==> flow/design.v <==
module clk_ctrl
(
	input				wire				clk_i					,
	input				wire				rstn_i				,	
	input				wire	[15:0]	freq						,
	output			reg				dds1_o					,
	output			reg				dds_o						
);
reg	[31:0]	cnt;
wire	[63:0]	add;
assign add =freq*32'd4294967295/16'd30000;
always@(posedge clk_i or negedge rstn_i)
	if(rstn_i ==1'b0)
		cnt <=32'd0;
	else
		cnt <=cnt +add; 
always@(posedge clk_i or negedge rstn_i)
	if(rstn_i ==1'b0)
		dds_o <=1'b0;
	else if(cnt >=32'd2147483648)
		dds_o <=1'b1;
	else
		dds_o <=1'b0;		
reg	[31:0]	cnt1;
wire	[63:0]	add1;
assign add1 =(freq/8'd36)*32'd4294967295/16'd3000;
always@(posedge clk_i or negedge rstn_i)
	if(rstn_i ==1'b0)
		cnt1 <=32'd0;
	else
		cnt1 <=cnt1 +add1; 
always@(posedge clk_i or negedge rstn_i)
	if(rstn_i ==1'b0)
		dds1_o <=1'b0;
	else if(cnt1 >=32'd2147483648)
		dds1_o <=1'b1;
	else
		dds1_o <=1'b0;		
endmodule
; Reports on clk_ctrl
; Tool output for the design above, in the order of the flow.
; Lines are those of the file above, counted from 1.
; Operators carry their Yosys type and port widths (W data, S select, Z words).
; Not given: --
[design]
top_module = clk_ctrl
clock_port = clk_i
library = sky130hd
pvt_corner = tt_025C_1v80

; After elaboration
; Counts by Yosys on the flattened word-level netlist (proc, flatten, opt, wreduce; memories kept). Register bits leave out memories and registers merged into their read ports (data or address); mux counts leave out enables and synchronous resets folded into registers. Print and check cells are left out. Cells with the same type and inputs are merged into one.
[classes]
n_cmp = 2
addsub = 2
n_mul = 2
div = 3
n_mux = 2
[ops]
columns = operator, n
row1 = $mul A64 B32 Y64 const B, 1
row2 = $div A64 B15 Y64 const B, 1
row3 = $mul A16 B32 Y48 const B, 1
row4 = $div A64 B12 Y64 const B, 1
row5 = $div A16 B6 Y64 const B, 1
row6 = $add A32 B32 Y32, 2
row7 = $ge A32 B32 Y1 const B, 2
row8 = $mux W1, 2
[bits]
out_inout_bits = 2
word_cells = 15
ff_bits = 66
inputBits = 18

; Longest topological paths
; Longest topological path by Yosys (ltp), each cell counted once; first at word level (registers and memories cut), then after technology mapping (sequential cells cut; the memories' decode and read muxes count).
[depth]
word_depth = 4
abc_area = 1
ltp_mapped = 401
depth_no_buf = 398

; After synthesis
; Source: synth_stat.txt of the flow (Yosys; design flattened, memories mapped). It holds for the ABC_AREA given above (unset counts as 0); a run with the other value may have another netlist.
[types]
columns = cell_type, n, type_area_um2
row1 = sky130_fd_sc_hd__nand2_1, 1929, 7.24E+03
row2 = sky130_fd_sc_hd__fa_1, 260, 5.2E+03
row3 = sky130_fd_sc_hd__ha_1, 395, 4942.24
row4 = sky130_fd_sc_hd__nand2_4, 413, 4650.71
row5 = sky130_fd_sc_hd__inv_1, 1157, 4.34E+03
row6 = sky130_fd_sc_hd__nand3_1, 793, 3.97E+03
row7 = sky130_fd_sc_hd__nand2_2, 545, 3409.52
row8 = sky130_fd_sc_hd__xor2_1, 221, 1.94E+03
row9 = sky130_fd_sc_hd__nor2_1, 478, 1.79E+03
row10 = sky130_fd_sc_hd__dfrtp_1, 66, 1.65E+03
row11 = sky130_fd_sc_hd__nand3_2, 132, 1.32E+03
row12 = sky130_fd_sc_hd__a21oi_1, 241, 1.21E+03
row13 = sky130_fd_sc_hd__o21ai_0, 173, 865.83
row14 = sky130_fd_sc_hd__nor2_4, 72, 810.778
row15 = sky130_fd_sc_hd__nand3_4, 45, 788.256
row16 = sky130_fd_sc_hd__xnor2_1, 78, 683.155
row17 = sky130_fd_sc_hd__nand2_8, 33, 660.634
row18 = sky130_fd_sc_hd__nor2_2, 102, 638.112
; Not listed: further types 66, cells in them 702.
[mapped]
cells = 7835
buf_cells = 34
ffs = 66
seqArea_um2 = 1651.6
synth_area_um2 = 51391.8

; Worst setup path after synthesis
; OpenSTA on the mapped netlist: ideal clock, no wires. The path of least setup slack (recovery checks aside). Input and output delay are each 20% of the period. Register names are those of the netlist, which keeps one name where synthesis merged equal registers.
[synth_timing]
path_kind = input to register
start = in freq[4]
end = reg cnt1[31]
required_ns = 69.875
path_slack_ns = 10.625
delay_ns = 45.375
setup_ns = 0.125
driving_pins = 356
arrival_ns = 59.250
tclk_ns = 70.0
launch_ns = 14.000
input_delay_ns = 14.000
path_buffers = 7
synth_period_reached_ns = 59.375
; "delay_ns" = arrival - input delay + setup time.
; "driving_pins": output pins that drive a net of the path, with the launching flip-flop's if there is one; two outputs of one cell count as two.
; "synth_period_reached_ns" is the clock period less the worst setup slack; recovery checks do not enter. This is arithmetic on one report: input and output delays are still those of the set period (20% each).
; The rows between start and end are the longest chain of elaborated cells between them; the timing report does not say that the signal goes this way. Where chains are equally long, one stands for them.
; Each line given opens the expression or statement behind the cell; cells for indexed reads and writes are added by Yosys, which also makes memories of some case tables.
[synth_between]
cell_sequence = sky130_fd_sc_hd__inv_1 > sky130_fd_sc_hd__ha_1 > sky130_fd_sc_hd__inv_1 > sky130_fd_sc_hd__nor2_1 > sky130_fd_sc_hd__nand2_1 > sky130_fd_sc_hd__nand2_1 > sky130_fd_sc_hd__nand2_1 > sky130_fd_sc_hd__nand2_1 > sky130_fd_sc_hd__nand2_1 > sky130_fd_sc_hd__a21oi_1 > sky130_fd_sc_hd__inv_1 > sky130_fd_sc_hd__a21oi_1 > sky130_fd_sc_hd__inv_1 > sky130_fd_sc_hd__nand2_1 > sky130_fd_sc_hd__xor2_1 > sky130_fd_sc_hd__nor2_1 > sky130_fd_sc_hd__o21ai_0 > sky130_fd_sc_hd__nor2_1 > [... 320 more ...] > sky130_fd_sc_hd__inv_1 > sky130_fd_sc_hd__a21oi_1 > sky130_fd_sc_hd__inv_1 > sky130_fd_sc_hd__a21oi_1 > sky130_fd_sc_hd__inv_1 > sky130_fd_sc_hd__a21o_1 > sky130_fd_sc_hd__a21oi_1 > sky130_fd_sc_hd__o21bai_1 > sky130_fd_sc_hd__a21oi_1 > sky130_fd_sc_hd__o21bai_1 > sky130_fd_sc_hd__a21oi_1 > sky130_fd_sc_hd__nor2_1 > sky130_fd_sc_hd__o21ai_0 > sky130_fd_sc_hd__nand2_1 > sky130_fd_sc_hd__nand3_1 > sky130_fd_sc_hd__o21ai_0 > sky130_fd_sc_hd__xnor2_1 > sky130_fd_sc_hd__xnor2_1
elab_chain_len = 4
cone_cells = 4
cone_lines = 2
classes_between = add/sub: 1; mul: 1; div: 2
[synth_lines]
columns = element, line
row1 = from (decl), 5  ; input wire [15:0] freq ,
row2 = $div A16 B6 Y64, 26  ; assign add1 =(freq/8'd36)*32'd4294967295/16'd3000;
row3 = $mul A64 B32 Y64, 26
row4 = $div A64 B12 Y64, 26
row5 = $add A32 B32 Y32, 31  ; cnt1 <=cnt1 +add1;
row6 = to (assign), 29  ; cnt1 <=32'd0;
row7 = to (assign), 31
row8 = to (decl), 24  ; reg [31:0] cnt1;

; Timing after layout
; From the final timing report of flow run 1: the path of least setup slack in the routed layout; clock arrival at registers is part of the times.
[layout_timing]
path_kind = input to register
start = in freq[4]
end = reg cnt1[31]
launch_ns = 9.08
setup_ns = 0.11
required_ns = 45.71
input_delay_ns = 9.08
path_buffers = 49
driving_pins = 359
path_slack_ns = -6.45
arrival_ns = 52.16
tclk_ns = 45.4
; The rows between start and end are the longest chain of elaborated cells between them; the timing report does not say that the signal goes this way. Where chains are equally long, one stands for them.
[layout_between]
cell_sequence = sky130_fd_sc_hd__buf_6 > sky130_fd_sc_hd__clkinvlp_4 > sky130_fd_sc_hd__ha_4 > sky130_fd_sc_hd__inv_2 > sky130_fd_sc_hd__nor2_4 > sky130_fd_sc_hd__nand2_2 > sky130_fd_sc_hd__nand2_2 > sky130_fd_sc_hd__nand2_2 > sky130_fd_sc_hd__nand2_2 > sky130_fd_sc_hd__nand2_2 > sky130_fd_sc_hd__a21oi_2 > sky130_fd_sc_hd__inv_2 > sky130_fd_sc_hd__a21oi_4 > sky130_fd_sc_hd__inv_4 > sky130_fd_sc_hd__nand2_2 > sky130_fd_sc_hd__xor2_1 > sky130_fd_sc_hd__inv_1 > sky130_fd_sc_hd__nor2_2 > [... 323 more ...] > sky130_fd_sc_hd__inv_1 > sky130_fd_sc_hd__a21oi_2 > sky130_fd_sc_hd__inv_2 > sky130_fd_sc_hd__a21oi_4 > sky130_fd_sc_hd__inv_1 > sky130_fd_sc_hd__a21o_1 > sky130_fd_sc_hd__a21oi_2 > sky130_fd_sc_hd__o21bai_1 > sky130_fd_sc_hd__a21oi_2 > sky130_fd_sc_hd__o21bai_1 > sky130_fd_sc_hd__a21oi_2 > sky130_fd_sc_hd__nor2_1 > sky130_fd_sc_hd__o21ai_1 > sky130_fd_sc_hd__nand2_1 > sky130_fd_sc_hd__nand3_2 > sky130_fd_sc_hd__o21ai_2 > sky130_fd_sc_hd__xnor2_2 > sky130_fd_sc_hd__xnor2_1
elab_chain_len = 4
cone_cells = 4
cone_lines = 2
classes_between = add/sub: 1; mul: 1; div: 2
[layout_lines]
columns = element, line
row1 = from (decl), 5  ; input wire [15:0] freq ,
row2 = $div A16 B6 Y64, 26  ; assign add1 =(freq/8'd36)*32'd4294967295/16'd3000;
row3 = $mul A64 B32 Y64, 26
row4 = $div A64 B12 Y64, 26
row5 = $add A32 B32 Y32, 31  ; cnt1 <=cnt1 +add1;
row6 = to (assign), 29  ; cnt1 <=32'd0;
row7 = to (assign), 31
row8 = to (decl), 24  ; reg [31:0] cnt1;

; Top module clk_ctrl; platform sky130hd; tools Yosys and OpenROAD; 5 stored runs in no particular order. Input and output delays are each 20% of the period that was set; the output load is 0.01 pF.
; "timing.achieved_period_ns" means the clock period less the worst setup slack. The figure is calculated, with input and output delays left at 20% of the set period.
; "worst_path_ns" is the time allowed to the run's worst setup path (the clock period less input and output delay, where it has them) less its slack. Clock arrival times count: a late capture clock shortens it, a late launch clock lengthens it.

[flow run 1: settings]
ABC_AREA = 1
CAP_MARGIN = 30
CELL_PAD_IN_SITES_DETAIL_PLACEMENT = 0
CELL_PAD_IN_SITES_GLOBAL_PLACEMENT = 3
CORE_ASPECT_RATIO = 0.93
CORE_UTILIZATION = 29
CTS_CLUSTER_DIAMETER = 187
GPL_ROUTABILITY_DRIVEN = 0
HOLD_SLACK_MARGIN = 0.12
MAX_ROUTING_LAYER = met5
MIN_ROUTING_LAYER = met2
TNS_END_PERCENT = 55
period_ns = 45.4
CORE_MARGIN = 2
SLEW_MARGIN = 20
[flow run 1: results]
fin_tns_ns = -160.386
finalUtil_pct = 44.7
setup_ws_ns = -6.455
worst_path_ns = 42.77
path_kind = input to register
timing.achieved_period_ns = 51.855
synth_chip_area_um2 = 51391.8
finish.stdcell_area_um2 = 78467.8
final_die_area_um2 = 180598.0
timing.hold.ws_ns = 0.422

[flow run 2: settings]
CAP_MARGIN = 35
CORE_ASPECT_RATIO = 1.94
CORE_MARGIN = 8
CTS_CLUSTER_DIAMETER = 396
CTS_CLUSTER_SIZE = 62
GPL_ROUTABILITY_DRIVEN = 0
GPL_TIMING_DRIVEN = 0
PLACE_DENSITY_LB_ADDON = 0.24
SLEW_MARGIN = 10
period_ns = 109.0
CORE_UTILIZATION = 40
[flow run 2: results]
final_die_area_um2 = 152320.0
fin_tns_ns = 0.000
timing.achieved_period_ns = 88.466
timing.hold.ws_ns = 0.485
finalUtil_pct = 42.2
finish.stdcell_area_um2 = 58683.8
setup_ws_ns = 20.534
worst_path_ns = 66.67
path_kind = input to register
synth_chip_area_um2 = 55781.0

[flow run 3: settings]
CAP_MARGIN = 35
GPL_ROUTABILITY_DRIVEN = 0
GPL_TIMING_DRIVEN = 0
SLEW_MARGIN = 10
period_ns = 70.0
CORE_MARGIN = 2
CORE_UTILIZATION = 40
[flow run 3: results]
timing.achieved_period_ns = 68.258
finish.stdcell_area_um2 = 63957.6
final_die_area_um2 = 142457.0
setup_ws_ns = 1.742
timing.hold.ws_ns = 0.484
finalUtil_pct = 46.0
fin_tns_ns = 0.000
worst_path_ns = 54.26
path_kind = input to register
synth_chip_area_um2 = 55781.0

[flow run 4: settings]
CORE_UTILIZATION = 46
period_ns = 68.6
CAP_MARGIN = 20
CORE_MARGIN = 2
SLEW_MARGIN = 20
[flow run 4: results]
timing.hold.ws_ns = 0.404
setup_ws_ns = 2.173
synth_chip_area_um2 = 55781.0
finish.stdcell_area_um2 = 61262.5
final_die_area_um2 = 124066.0
fin_tns_ns = 0.000
worst_path_ns = 52.71
path_kind = input to register
finalUtil_pct = 51.0
timing.achieved_period_ns = 66.427

[flow run 5: settings]
SETUP_SLACK_MARGIN = 1.48
period_ns = 68.6
CAP_MARGIN = 20
CORE_MARGIN = 2
CORE_UTILIZATION = 40
SLEW_MARGIN = 20
[flow run 5: results]
worst_path_ns = 51.48
path_kind = input to register
synth_chip_area_um2 = 55781.0
fin_tns_ns = 0.000
timing.achieved_period_ns = 65.200
timing.hold.ws_ns = 0.391
final_die_area_um2 = 142457.0
finish.stdcell_area_um2 = 63728.6
finalUtil_pct = 45.8
setup_ws_ns = 3.400
